==> flow/design.v <==
module DECODER_UNIT
(input wire [1:0]            alu_fun,
output reg arith_enable,logic_enable,comp_enable,shift_enable);
  always@(*)
  begin
    arith_enable = 1'b0;
    logic_enable = 1'b0;
    comp_enable = 1'b0;
    shift_enable = 1'b0;
    case(alu_fun)
      4'b00:arith_enable = 1'b1;
      4'b01:logic_enable = 1'b1;
      4'b10:comp_enable = 1'b1;
      4'b11:shift_enable = 1'b1;
      default: begin
            arith_enable = 1'b0;
            logic_enable = 1'b0;
            comp_enable =1'b 0;
            shift_enable = 1'b0;
        end
      endcase
  end
endmodule
module ARITHMATIC_UNIT#(parameter alu_width =16)
(
  input wire [alu_width-1:0]  A,B,
  input wire                  clk,rst,
  input wire arith_enable,
  input wire [1:0]            alu_fun,
  output reg                  arith_flag,carry_out,
  output reg [alu_width-1:0]  arith_out);
reg [alu_width:0] arith_out_reg;
wire carry_out_reg;
reg arith_flag_reg;  
always@(posedge clk or negedge rst)
begin
  if(!rst)
    begin
    arith_out <= 16'b0;
    carry_out <= 16'b0;
    arith_flag <= 16'b0;
    end
  else
   begin
    arith_out <= arith_out_reg[alu_width-1:0];
    carry_out <= carry_out_reg;
    arith_flag <= arith_flag_reg;
   end 
end
always@(*)
  begin
    arith_out_reg   = 1'b0  ;
    arith_flag_reg  = 1'b0 ;
      if(arith_enable)
        begin
    case(alu_fun)  
    4'b00:begin
    arith_out_reg   = A+B  ;
    arith_flag_reg  = 1'b1 ;
            end
    4'b01:begin
    arith_out_reg   = A-B  ;
    arith_flag_reg  = 1'b1 ;
           end
    4'b10:begin
    arith_out_reg   = A*B  ;
    arith_flag_reg  = 1'b1 ;
            end
    4'b11:begin
    arith_out_reg   = (B == 0) ? {1'b0, {alu_width{1'b1}}} : A/B  ;
    arith_flag_reg  = 1'b1 ;
           end
          endcase
          end    
end
assign carry_out_reg = arith_out_reg[alu_width] ;
endmodule
module LOGIC_UNIT#(parameter alu_width =16)
(
  input wire [alu_width-1:0]  A,B,
  input wire                  clk,rst,
  input wire logic_enable,
  input wire [1:0]            alu_fun,
  output reg                  logic_flag,
  output reg [alu_width-1:0]  logic_out);
reg [alu_width-1:0] logic_out_reg;
reg logic_flag_reg;
always @ (posedge clk or negedge rst)
 begin 
   if (!rst)
     begin
      logic_out  <= 'b0 ;
      logic_flag <= 'b0 ;	
	 end
   else
     begin   
      logic_out  <= logic_out_reg ;
      logic_flag <= logic_flag_reg ;
	 end
 end	
always@(*)
begin
    logic_out_reg  = 1'b0  ;
    logic_flag_reg = 1'b0 ;
    if(logic_enable)
        begin
    case(alu_fun)  
    4'b00:begin
    logic_out_reg   = A&B  ;
    logic_flag_reg  = 1'b1 ;
            end
    4'b01:begin
    logic_out_reg   = A|B  ;
    logic_flag_reg  = 1'b1 ;
           end
    4'b10:begin
    logic_out_reg   = ~(A&B) ;
    logic_flag_reg  = 1'b1 ;
            end
    4'b11:begin
    logic_out_reg   = ~(A|B) ;
    logic_flag_reg  = 1'b1 ;
           end
          endcase
          end            
end 
endmodule
module comparsion_unit#(parameter alu_width =16)
(
  input wire [alu_width-1:0]  A,B,
  input wire                  clk,rst,
  input wire comp_enable,
  input wire [1:0]            alu_fun,
  output reg                  comp_flag,
  output reg [alu_width-1:0]  comp_out);
reg comp_out_reg ;
reg  comp_flag_reg ;
always @ (posedge clk or negedge rst)
 begin 
   if (!rst)
     begin
      comp_out  <= 'b0 ;
      comp_flag <= 'b0 ;	
	 end
   else
     begin   
      comp_out  <= comp_out_reg ;
      comp_flag <= comp_flag_reg ;
	 end
 end
always@(*)
    begin
      comp_out_reg = 1'b0;
      comp_flag_reg = 1'b0;
      if(comp_enable)
        begin
  case(alu_fun)
      4'b00:begin
      comp_out_reg = 1'b0;
      comp_flag_reg = 1'b1;
      end 
      4'b01:begin
        comp_flag_reg  = 1'b1;
        if(A==B)
           begin
    comp_out_reg = 1'b1;
          end
       else
          begin
    comp_out_reg   = 1'b0;
          end
        end
    4'b10:begin
      comp_flag_reg  = 1'b1 ;
      if(A > B)
        begin
    comp_out_reg   = 1'b1;
        end
    else
        begin
    comp_out_reg   = 1'b0;
        end
        end
    4'b11:begin
      comp_flag_reg  = 1'b1;
      if(A < B)
          begin
    comp_out_reg   = 16'b1;
          end
    else
          begin
    comp_out_reg   = 1'b0;
          end
      end
   endcase
          end
   end
  endmodule
module shift_unit#(parameter alu_width =16)
(
  input wire [alu_width-1:0]  A,B,
  input wire                  clk,rst,
  input wire                shift_enable,
  input wire [1:0]            alu_fun,
  output reg                  shift_flag,
  output reg [alu_width-1:0]  shift_out);
reg [alu_width-1:0]  shift_out_reg ;
reg shift_flag_reg ;
always @ (posedge clk or negedge rst)
 begin 
   if (!rst)
     begin
      shift_out  <= 'b0 ;
      shift_flag <= 'b0 ;	
	 end
   else
     begin   
      shift_out  <= shift_out_reg ;
      shift_flag <= shift_flag_reg ;
	 end
 end
   always@(*)
begin
        shift_out_reg = 1'b0;
        shift_flag_reg = 1'b0;
      if(shift_enable)
        begin
      case(alu_fun)  
        4'b00:begin
        shift_flag_reg = 1'b1;
        shift_out_reg = A >> 1;
        end
        4'b01:begin
        shift_out_reg = A << 1;
        shift_flag_reg = 1'b1;
        end
        4'b10:begin
        shift_flag_reg = 1'b1;
        shift_out_reg = B >> 1;
         end
        4'b11:begin
        shift_flag_reg = 1'b1;
        shift_out_reg = B << 1;
        end
      endcase
end
end 
endmodule
module TOP_VIEW#(parameter alu_width =16)
(
  input wire [alu_width-1:0]    A,B,
  input wire                    clk,rst,
  input wire [3:0]              alu_fun,
  output wire                   arith_flag,carry_out,logic_flag,comp_flag,shift_flag,
  output wire [alu_width-1:0]   arith_out,logic_out,comp_out,shift_out
  );
wire                  comp_enable ;
wire                  shift_enable ;
wire                  logic_enable ;
wire                  arith_enable ;
  DECODER_UNIT U_decoder(
  .alu_fun(alu_fun[3:2]),
  .arith_enable(arith_enable),
  .logic_enable(logic_enable),
  .shift_enable(shift_enable),
  .comp_enable(comp_enable)
  );
  ARITHMATIC_UNIT U_arithmatic(
  .A(A),
  .arith_enable(arith_enable),
  .B(B),
  .clk(clk),
  .rst(rst),
  .alu_fun(alu_fun[1:0]),
  .arith_out(arith_out),
  .arith_flag(arith_flag),
  .carry_out(carry_out)
  );
   LOGIC_UNIT U_logic(
  .A(A),
  .logic_enable(logic_enable),
  .B(B),
  .clk(clk),
  .rst(rst),
  .alu_fun(alu_fun[1:0]),
  .logic_out(logic_out),
  .logic_flag(logic_flag)
   );
   comparsion_unit U_comp (
  .A(A),
  .comp_enable(comp_enable),
  .B(B),
  .clk(clk),
  .rst(rst),
  .alu_fun(alu_fun[1:0]),
  .comp_out(comp_out),
  .comp_flag(comp_flag)
  );
  shift_unit U_shift(
  .A(A),
  .shift_enable(shift_enable),
  .B(B),
  .clk(clk),
  .rst(rst),
  .alu_fun(alu_fun[1:0]),
  .shift_out(shift_out),
  .shift_flag(shift_flag)
  );
endmodule
Hand-over note for TOP_VIEW

== Reports on TOP_VIEW ==
Each step is given for the RTL above and for the edited RTL.
"before" refers to lines of the RTL above, "after" to lines of the edited file.
"difference": "after" minus "before" as printed here. "relative change": 100 x difference / "before".
Operators: Yosys type, input widths -> output width; for muxes data width and select width s.
Cell names lack the library's common part.
A cell with n/a has no value.

* Design top: TOP_VIEW
* Clock port: clk
* Library: sky130hd
* Library corner: tt_025C_1v80

== Diff ==
Unified diff, file above to edited file.
This change comes from a script, not from a designer. The edited design behaves differently; no optimisation was intended.

<pre>
@@ -197,5 +197,5 @@
    end
   endmodule
-module shift_unit#(parameter alu_width =16)
+module shift_unit#(parameter alu_width =8)
 (
   input wire [alu_width-1:0]  A,B,
</pre>

== Word-level counts ==
Counts by Yosys on the flattened word-level netlist (proc, flatten, opt, wreduce; memories kept). Register bits leave out memories and registers merged into their read ports (data or address); mux counts leave out enables and synchronous resets folded into registers. Print and check cells are left out. Cells with the same type and inputs are merged into one.

{| class="wikitable"
|+ Word-level totals
! element !! before !! after !! difference !! relative change (%)
|-
| bits of input ports || 38 || 38 || 0 || 0.00
|-
| output and inout bits || 69 || 69 || 0 || 0.00
|-
| bits in registers || 54 || 46 || -8 || -14.81
|}

{| class="wikitable"
|+ Cells by class
! element !! before !! after !! difference !! relative change (%)
|-
| eq/ne operators || 7 || 7 || 0 || 0.00
|-
| order comparisons || 2 || 2 || 0 || 0.00
|-
| multiply operators || 1 || 1 || 0 || 0.00
|-
| div/mod/pow operators || 1 || 1 || 0 || 0.00
|-
| reductions and logical operators || 8 || 8 || 0 || 0.00
|-
| bitwise gates (word level) || 4 || 4 || 0 || 0.00
|-
| muxes and demuxes || 21 || 21 || 0 || 0.00
|-
| add/sub/neg operators || 2 || 2 || 0 || 0.00
|}

{| class="wikitable"
|+ Operators with widths
! cell !! before !! after !! difference !! relative change (%)
|-
| $mux 16 || 2 || 1 || -1 || -50.00
|-
| $pmux 16 s4 || 2 || 1 || -1 || -50.00
|-
| $mux 8 || 0 || 1 || +1 || n/a
|-
| $pmux 8 s4 || 0 || 1 || +1 || n/a
|}

Unchanged operator kinds not shown: 21.

== Longest topological paths ==
Longest topological path by Yosys (ltp), each cell counted once; first at word level (registers and memories cut), then after technology mapping (sequential cells cut; the memories' decode and read muxes count).

{| class="wikitable"
|+ Depth
! element !! before !! after !! difference !! relative change (%)
|-
| word-level depth || 4 || 4 || 0 || 0.00
|-
| ABC_AREA || 0 || 0 || n/a || n/a
|-
| mapped depth || 143 || 142 || -1 || -0.70
|}

== Synthesis result ==
The flow's flattened synthesis, as Yosys stat reports it; memories are mapped. The netlist is that of the ABC_AREA named above (0 if unset); the other value can give another one.

{| class="wikitable"
|+ Mapped netlist
! element !! before !! after !! difference !! relative change (%)
|-
| sequential area (sq um) || 1351.3 || 1151.1 || -200.2 || -14.82
|-
| flip-flop cells || 54 || 46 || -8 || -14.81
|-
| cell area after synthesis (sq um) || 16215.6 || 16153.0 || -62.6 || -0.39
|-
| cells in the netlist || 2054 || 2111 || +57 || +2.78
|}

{| class="wikitable"
|+ Cells by type
! cell type !! before !! after !! difference !! relative change (%)
|-
| nor2_1 || 242 || 208 || -34 || -14.05
|-
| nand2_1 || 180 || 204 || +24 || +13.33
|-
| o21ai_0 || 68 || 85 || +17 || +25.00
|-
| nor2b_1 || 35 || 18 || -17 || -48.57
|-
| a21oi_1 || 113 || 127 || +14 || +12.39
|-
| a21o_1 || 36 || 46 || +10 || +27.78
|-
| a211oi_1 || 16 || 26 || +10 || +62.50
|-
| or3_1 || 14 || 24 || +10 || +71.43
|-
| o211ai_1 || 16 || 25 || +9 || +56.25
|-
| buf_4 || 15 || 24 || +9 || +60.00
|-
| mux4_2 || 15 || 6 || -9 || -60.00
|-
| o21ai_1 || 9 || 18 || +9 || +100.00
|-
| nor3_1 || 64 || 72 || +8 || +12.50
|-
| dfrtp_1 || 54 || 46 || -8 || -14.81
|-
| o21a_1 || 37 || 45 || +8 || +21.62
|-
| xnor2_1 || 105 || 98 || -7 || -6.67
|-
| xor2_1 || 42 || 49 || +7 || +16.67
|-
| mux2_2 || 27 || 20 || -7 || -25.93
|}

Unchanged cell types not shown: 14.
Not every row of either side is listed.
By module: a second synthesis without flattening, with its own total; a netlist apart from the flattened one above.

{| class="wikitable"
|+ Unflattened totals
! element !! before !! after !! difference !! relative change (%)
|-
| cell total of the unflattened synthesis || 2031 || 2025 || -6 || -0.30
|-
| area (unflattened synthesis) (sq um) || 15974.1 || 15566.2 || -407.9 || -2.55
|}

Rows give one instance, submodules left out.

{| class="wikitable"
|+ By module, before
! module !! area (sq um) !! instances !! cells !! sequential area (sq um)
|-
| ARITHMATIC_UNIT || 13780.7 || 1 || 1837 || 450.4
|-
| LOGIC_UNIT || 807.0 || 1 || 56 || 425.4
|-
| shift_unit || 732.0 || 1 || 55 || 425.4
|-
| comparsion_unit || 628.1 || 1 || 79 || 50.0
|-
| DECODER_UNIT || 26.3 || 1 || 4 || 0.0
|-
| TOP_VIEW || 0.0 || 1 || 0 || 0.0
|}

{| class="wikitable"
|+ By module, after
! module !! area (sq um) !! instances !! cells !! sequential area (sq um)
|-
| ARITHMATIC_UNIT || 13664.4 || 1 || 1849 || 450.4
|-
| LOGIC_UNIT || 807.0 || 1 || 56 || 425.4
|-
| comparsion_unit || 628.1 || 1 || 79 || 50.0
|-
| shift_unit || 376.6 || 1 || 28 || 225.2
|-
| TOP_VIEW || 63.8 || 1 || 9 || 0.0
|-
| DECODER_UNIT || 26.3 || 1 || 4 || 0.0
|}

== Timing after synthesis ==
Source: OpenSTA report_checks on the synthesized netlist (no wires, ideal clock, input and output delay 20% of the period each), path of least setup slack; recovery checks are left aside. Register names are those of the netlist, which keeps one name where synthesis merged equal registers.

{| class="wikitable"
|+ Timing after synthesis
! element !! before !! after !! difference !! relative change (%)
|-
| path type || input port to flip-flop || input port to flip-flop || n/a || n/a
|-
| start point || in B[0] || in B[1] || n/a || n/a
|-
| end point || reg U_arithmatic.arith_out[0] || reg U_arithmatic.arith_out[0] || n/a || n/a
|-
| required time (ns) || 35.876 || 35.881 || +0.005 || +0.01
|-
| driving pins on the path || 136 || 129 || -7 || -5.15
|-
| period (ns) || 36.0 || 36.0 || 0.0 || 0.00
|-
| path buffers || 11 || 10 || -1 || -9.09
|-
| arrival time (ns) || 35.642 || 34.040 || -1.602 || -4.49
|-
| slack (ns) || 0.234 || 1.842 || +1.608 || n/a
|-
| path delay (ns) || 28.566 || 26.959 || -1.607 || -5.63
|-
| setup time (ns) || 0.124 || 0.119 || -0.005 || n/a
|-
| synthesis period reached (ns) || 35.766 || 34.158 || -1.608 || -4.50
|}

"path delay" is the arrival time less input delay plus setup time.
"driving pins on the path": output pins that drive a net of the path, with the launching flip-flop's if there is one; two outputs of one cell count as two.
"synthesis period reached" is the clock period less the worst setup slack; recovery checks do not enter. This is arithmetic on one report: input and output delays are still those of the set period (20% each).
Between the ends stands the longest chain of elaborated cells between them, by number of cells; it is not shown to be the way that was timed. Of several equally long chains one is given.
A line is the first line of the expression or statement that the cell stems from. Yosys adds cells for indexed reads and writes and turns some case tables into memories.

Between the ends, after synthesis, before:
* Path through: clkbuf_1 -> clkinv_1 -> ha_1 -> o21ai_0 -> nand2b_1 -> a31oi_1 -> nor2_1 -> ha_1 -> o21a_1 -> o22ai_1 -> or4_1 -> o31ai_1 -> ha_1 -> nor3_1 -> a211oi_1 -> nand3_1 -> mux2_2 -> ha_1 -> [... 100 more ...] -> a31oi_1 -> o21ai_0 -> o41a_1 -> clkbuf_1 -> nor2_1 -> a21oi_1 -> ha_1 -> nor2b_1 -> o21a_1 -> o21a_1 -> o21a_1 -> o21ai_0 -> nand2b_1 -> a21oi_1 -> nor3_1 -> a2111oi_0 -> o21ai_0 -> o31a_1
* Cells in the longest elaborated chain: 4
* Elaborated cells between the ends (all ways): 8
* RTL lines with such cells: 6

{| class="wikitable"
|+ Ends and longest elaborated chain, after synthesis, before
! element !! line !! RTL
|-
| start: declaration || 251 || <nowiki>input wire [alu_width-1:0]    A,B,</nowiki>
|-
| $div 16x16->17 || 70 || <nowiki>arith_out_reg   = (B == 0) ? {1'b0, {alu_width{1'b1}}} : A/B  ;</nowiki>
|-
| $mux 17 || 70 ||
|-
| $pmux 17 s4 || 56 || <nowiki>case(alu_fun)</nowiki>
|-
| $mux 17 || 54 || <nowiki>if(arith_enable)</nowiki>
|-
| end: assignment || 39 || <nowiki>arith_out <= 16'b0;</nowiki>
|-
| end: assignment || 45 || <nowiki>arith_out <= arith_out_reg[alu_width-1:0];</nowiki>
|-
| end: declaration || 31 || <nowiki>output reg [alu_width-1:0]  arith_out);</nowiki>
|}

Between the ends, after synthesis, after:
* Path through: clkbuf_1 -> clkinv_1 -> ha_1 -> or3_1 -> nand2_1 -> nor2_1 -> ha_1 -> a21oi_1 -> nand2_1 -> a31oi_1 -> a31o_2 -> inv_1 -> ha_1 -> o21a_1 -> nor4_1 -> nor3_1 -> nand2_1 -> nand2_1 -> [... 93 more ...] -> o21a_1 -> o21ai_0 -> a21o_1 -> a21oi_1 -> a21o_1 -> nor3_1 -> o21bai_1 -> clkbuf_1 -> mux2_2 -> ha_1 -> and4b_1 -> nand3_1 -> nor4_1 -> a2111oi_0 -> nand3_1 -> o21ai_0 -> nand2_1 -> o21a_1
* Cells in the longest elaborated chain: 4
* Elaborated cells between the ends (all ways): 5
* RTL lines with such cells: 3

{| class="wikitable"
|+ Ends and longest elaborated chain, after synthesis, after
! element !! line !! RTL
|-
| start: declaration || 251 || <nowiki>input wire [alu_width-1:0]    A,B,</nowiki>
|-
| $div 16x16->17 || 70 || <nowiki>arith_out_reg   = (B == 0) ? {1'b0, {alu_width{1'b1}}} : A/B  ;</nowiki>
|-
| $mux 17 || 70 ||
|-
| $pmux 17 s4 || 56 || <nowiki>case(alu_fun)</nowiki>
|-
| $mux 17 || 54 || <nowiki>if(arith_enable)</nowiki>
|-
| end: assignment || 39 || <nowiki>arith_out <= 16'b0;</nowiki>
|-
| end: assignment || 45 || <nowiki>arith_out <= arith_out_reg[alu_width-1:0];</nowiki>
|-
| end: declaration || 31 || <nowiki>output reg [alu_width-1:0]  arith_out);</nowiki>
|}

== Worst path after layout ==
From the final timing report of each run of pair A: the path of least setup slack in the routed layout; clock arrival at registers is part of the times.

{| class="wikitable"
|+ Timing post-layout
! element !! before !! after !! difference !! relative change (%)
|-
| path type || input port to flip-flop || input port to flip-flop || n/a || n/a
|-
| start point || in B[15] || in B[0] || n/a || n/a
|-
| end point || reg U_arithmatic.arith_out[0] || reg U_arithmatic.arith_out[0] || n/a || n/a
|-
| arrival time (ns) || 34.76 || 34.81 || +0.05 || +0.14
|-
| period (ns) || 36.0 || 36.0 || 0.0 || 0.00
|-
| path buffers || 13 || 12 || -1 || -7.69
|-
| setup time (ns) || 0.10 || 0.10 || 0.00 || n/a
|-
| slack (ns) || 1.45 || 1.40 || -0.05 || n/a
|-
| driving pins on the path || 129 || 130 || +1 || +0.78
|-
| required time (ns) || 36.21 || 36.21 || 0.00 || 0.00
|}

Between the ends stands the longest chain of elaborated cells between them, by number of cells; it is not shown to be the way that was timed. Of several equally long chains one is given.

Between the ends, post-layout, before:
* Path through: clkdlybuf4s50_1 -> nor3_2 -> and4_4 -> and4_1 -> nor2_1 -> ha_1 -> o21a_1 -> o22ai_1 -> or4_1 -> o31ai_2 -> ha_2 -> nor3_1 -> a211oi_2 -> nand3_2 -> mux2_2 -> ha_1 -> nand2_1 -> a21oi_2 -> [... 93 more ...] -> nand2b_1 -> a21oi_1 -> o21ai_1 -> o41a_4 -> buf_4 -> nor2_1 -> a21oi_1 -> ha_1 -> o21a_1 -> o21a_1 -> o21a_1 -> o21ai_0 -> nand2b_1 -> a21oi_1 -> nor3_1 -> a2111oi_2 -> o21ai_0 -> o31a_1
* Cells in the longest elaborated chain: 4
* Elaborated cells between the ends (all ways): 5
* RTL lines with such cells: 3

{| class="wikitable"
|+ Ends and longest elaborated chain, post-layout, before
! element !! line !! RTL
|-
| start: declaration || 251 || <nowiki>input wire [alu_width-1:0]    A,B,</nowiki>
|-
| $div 16x16->17 || 70 || <nowiki>arith_out_reg   = (B == 0) ? {1'b0, {alu_width{1'b1}}} : A/B  ;</nowiki>
|-
| $mux 17 || 70 ||
|-
| $pmux 17 s4 || 56 || <nowiki>case(alu_fun)</nowiki>
|-
| $mux 17 || 54 || <nowiki>if(arith_enable)</nowiki>
|-
| end: assignment || 39 || <nowiki>arith_out <= 16'b0;</nowiki>
|-
| end: assignment || 45 || <nowiki>arith_out <= arith_out_reg[alu_width-1:0];</nowiki>
|-
| end: declaration || 31 || <nowiki>output reg [alu_width-1:0]  arith_out);</nowiki>
|}

Between the ends, post-layout, after:
* Path through: clkdlybuf4s50_1 -> inv_1 -> ha_1 -> o21ai_1 -> a21oi_1 -> nand2_1 -> o21ai_0 -> ha_1 -> o211ai_1 -> a211oi_1 -> a31oi_1 -> a2bb2oi_2 -> inv_1 -> ha_1 -> o21a_1 -> nor2_1 -> nor3_2 -> nand2_2 -> [... 94 more ...] -> a21oi_1 -> a21oi_2 -> a21o_1 -> nor3_2 -> o21bai_2 -> buf_4 -> mux2i_1 -> ha_1 -> nor2b_1 -> o21a_1 -> o21a_1 -> o21a_1 -> o21a_1 -> o21bai_1 -> a21oi_1 -> o21ai_0 -> a311oi_1 -> o21a_1
* Cells in the longest elaborated chain: 4
* Elaborated cells between the ends (all ways): 8
* RTL lines with such cells: 6

{| class="wikitable"
|+ Ends and longest elaborated chain, post-layout, after
! element !! line !! RTL
|-
| start: declaration || 251 || <nowiki>input wire [alu_width-1:0]    A,B,</nowiki>
|-
| $div 16x16->17 || 70 || <nowiki>arith_out_reg   = (B == 0) ? {1'b0, {alu_width{1'b1}}} : A/B  ;</nowiki>
|-
| $mux 17 || 70 ||
|-
| $pmux 17 s4 || 56 || <nowiki>case(alu_fun)</nowiki>
|-
| $mux 17 || 54 || <nowiki>if(arith_enable)</nowiki>
|-
| end: assignment || 39 || <nowiki>arith_out <= 16'b0;</nowiki>
|-
| end: assignment || 45 || <nowiki>arith_out <= arith_out_reg[alu_width-1:0];</nowiki>
|-
| end: declaration || 31 || <nowiki>output reg [alu_width-1:0]  arith_out);</nowiki>
|}

== Flow runs ==
Both versions went through the flow (Yosys, OpenROAD) with the same settings in each pair. Constraints: input delay and output delay 20% of the set period each, output load 0.01 pF.

Settings, pair A:
* CORE_UTILIZATION: 40
* period_ns: 36.0
* CAP_MARGIN: 20
* CORE_MARGIN: 2
* SLEW_MARGIN: 20

{| class="wikitable"
|+ Results, pair A
! element !! before !! after !! difference !! relative change (%)
|-
| area of the standard cells in the finished layout (sq um) || 18840.6 || 18475.2 || -365.4 || -1.94
|-
| die outline area (sq um) || 42164.5 || 42006.6 || -157.9 || -0.37
|-
| post-route utilization || 0.472 || 0.464 || -0.008 || n/a
|-
| setup slack of the critical path (ns) || 1.453 || 1.400 || -0.053 || n/a
|-
| period reached (ns) || 34.547 || 34.600 || +0.053 || +0.15
|-
| total power after layout (uW) || 730.9 || 742.7 || +11.8 || +1.61
|-
| synthesis area (sq um) || 16215.6 || 16153.0 || -62.6 || -0.39
|-
| summed negative setup slack (ns) || 0.000 || 0.000 || 0.000 || n/a
|}

Settings, pair B:
* CELL_PAD_IN_SITES_DETAIL_PLACEMENT: 1
* CORE_MARGIN: 9
* CORE_UTILIZATION: 34
* CTS_CLUSTER_SIZE: 46
* PLACE_DENSITY_LB_ADDON: 0.23
* SLEW_MARGIN: 30
* period_ns: 20.8
* CAP_MARGIN: 20

{| class="wikitable"
|+ Results, pair B
! element !! before !! after !! difference !! relative change (%)
|-
| area of the standard cells in the finished layout (sq um) || 24788.8 || 24972.7 || +183.9 || +0.74
|-
| die outline area (sq um) || 55877.9 || 55679.5 || -198.4 || -0.36
|-
| post-route utilization || 0.529 || 0.534 || +0.005 || n/a
|-
| setup slack of the critical path (ns) || -9.826 || -10.118 || -0.292 || n/a
|-
| period reached (ns) || 30.626 || 30.918 || +0.292 || +0.95
|-
| total power after layout (uW) || 1592 || 1651 || +59 || +3.71
|-
| synthesis area (sq um) || 16215.6 || 16153.0 || -62.6 || -0.39
|-
| summed negative setup slack (ns) || -30.621 || -32.959 || -2.338 || n/a
|}

"period reached" = clock period - worst setup slack. The figure is calculated, with input and output delays left at 20% of the set period.
"total power after layout" is the tool's figure for a default switching activity; nothing was simulated.

End of note.
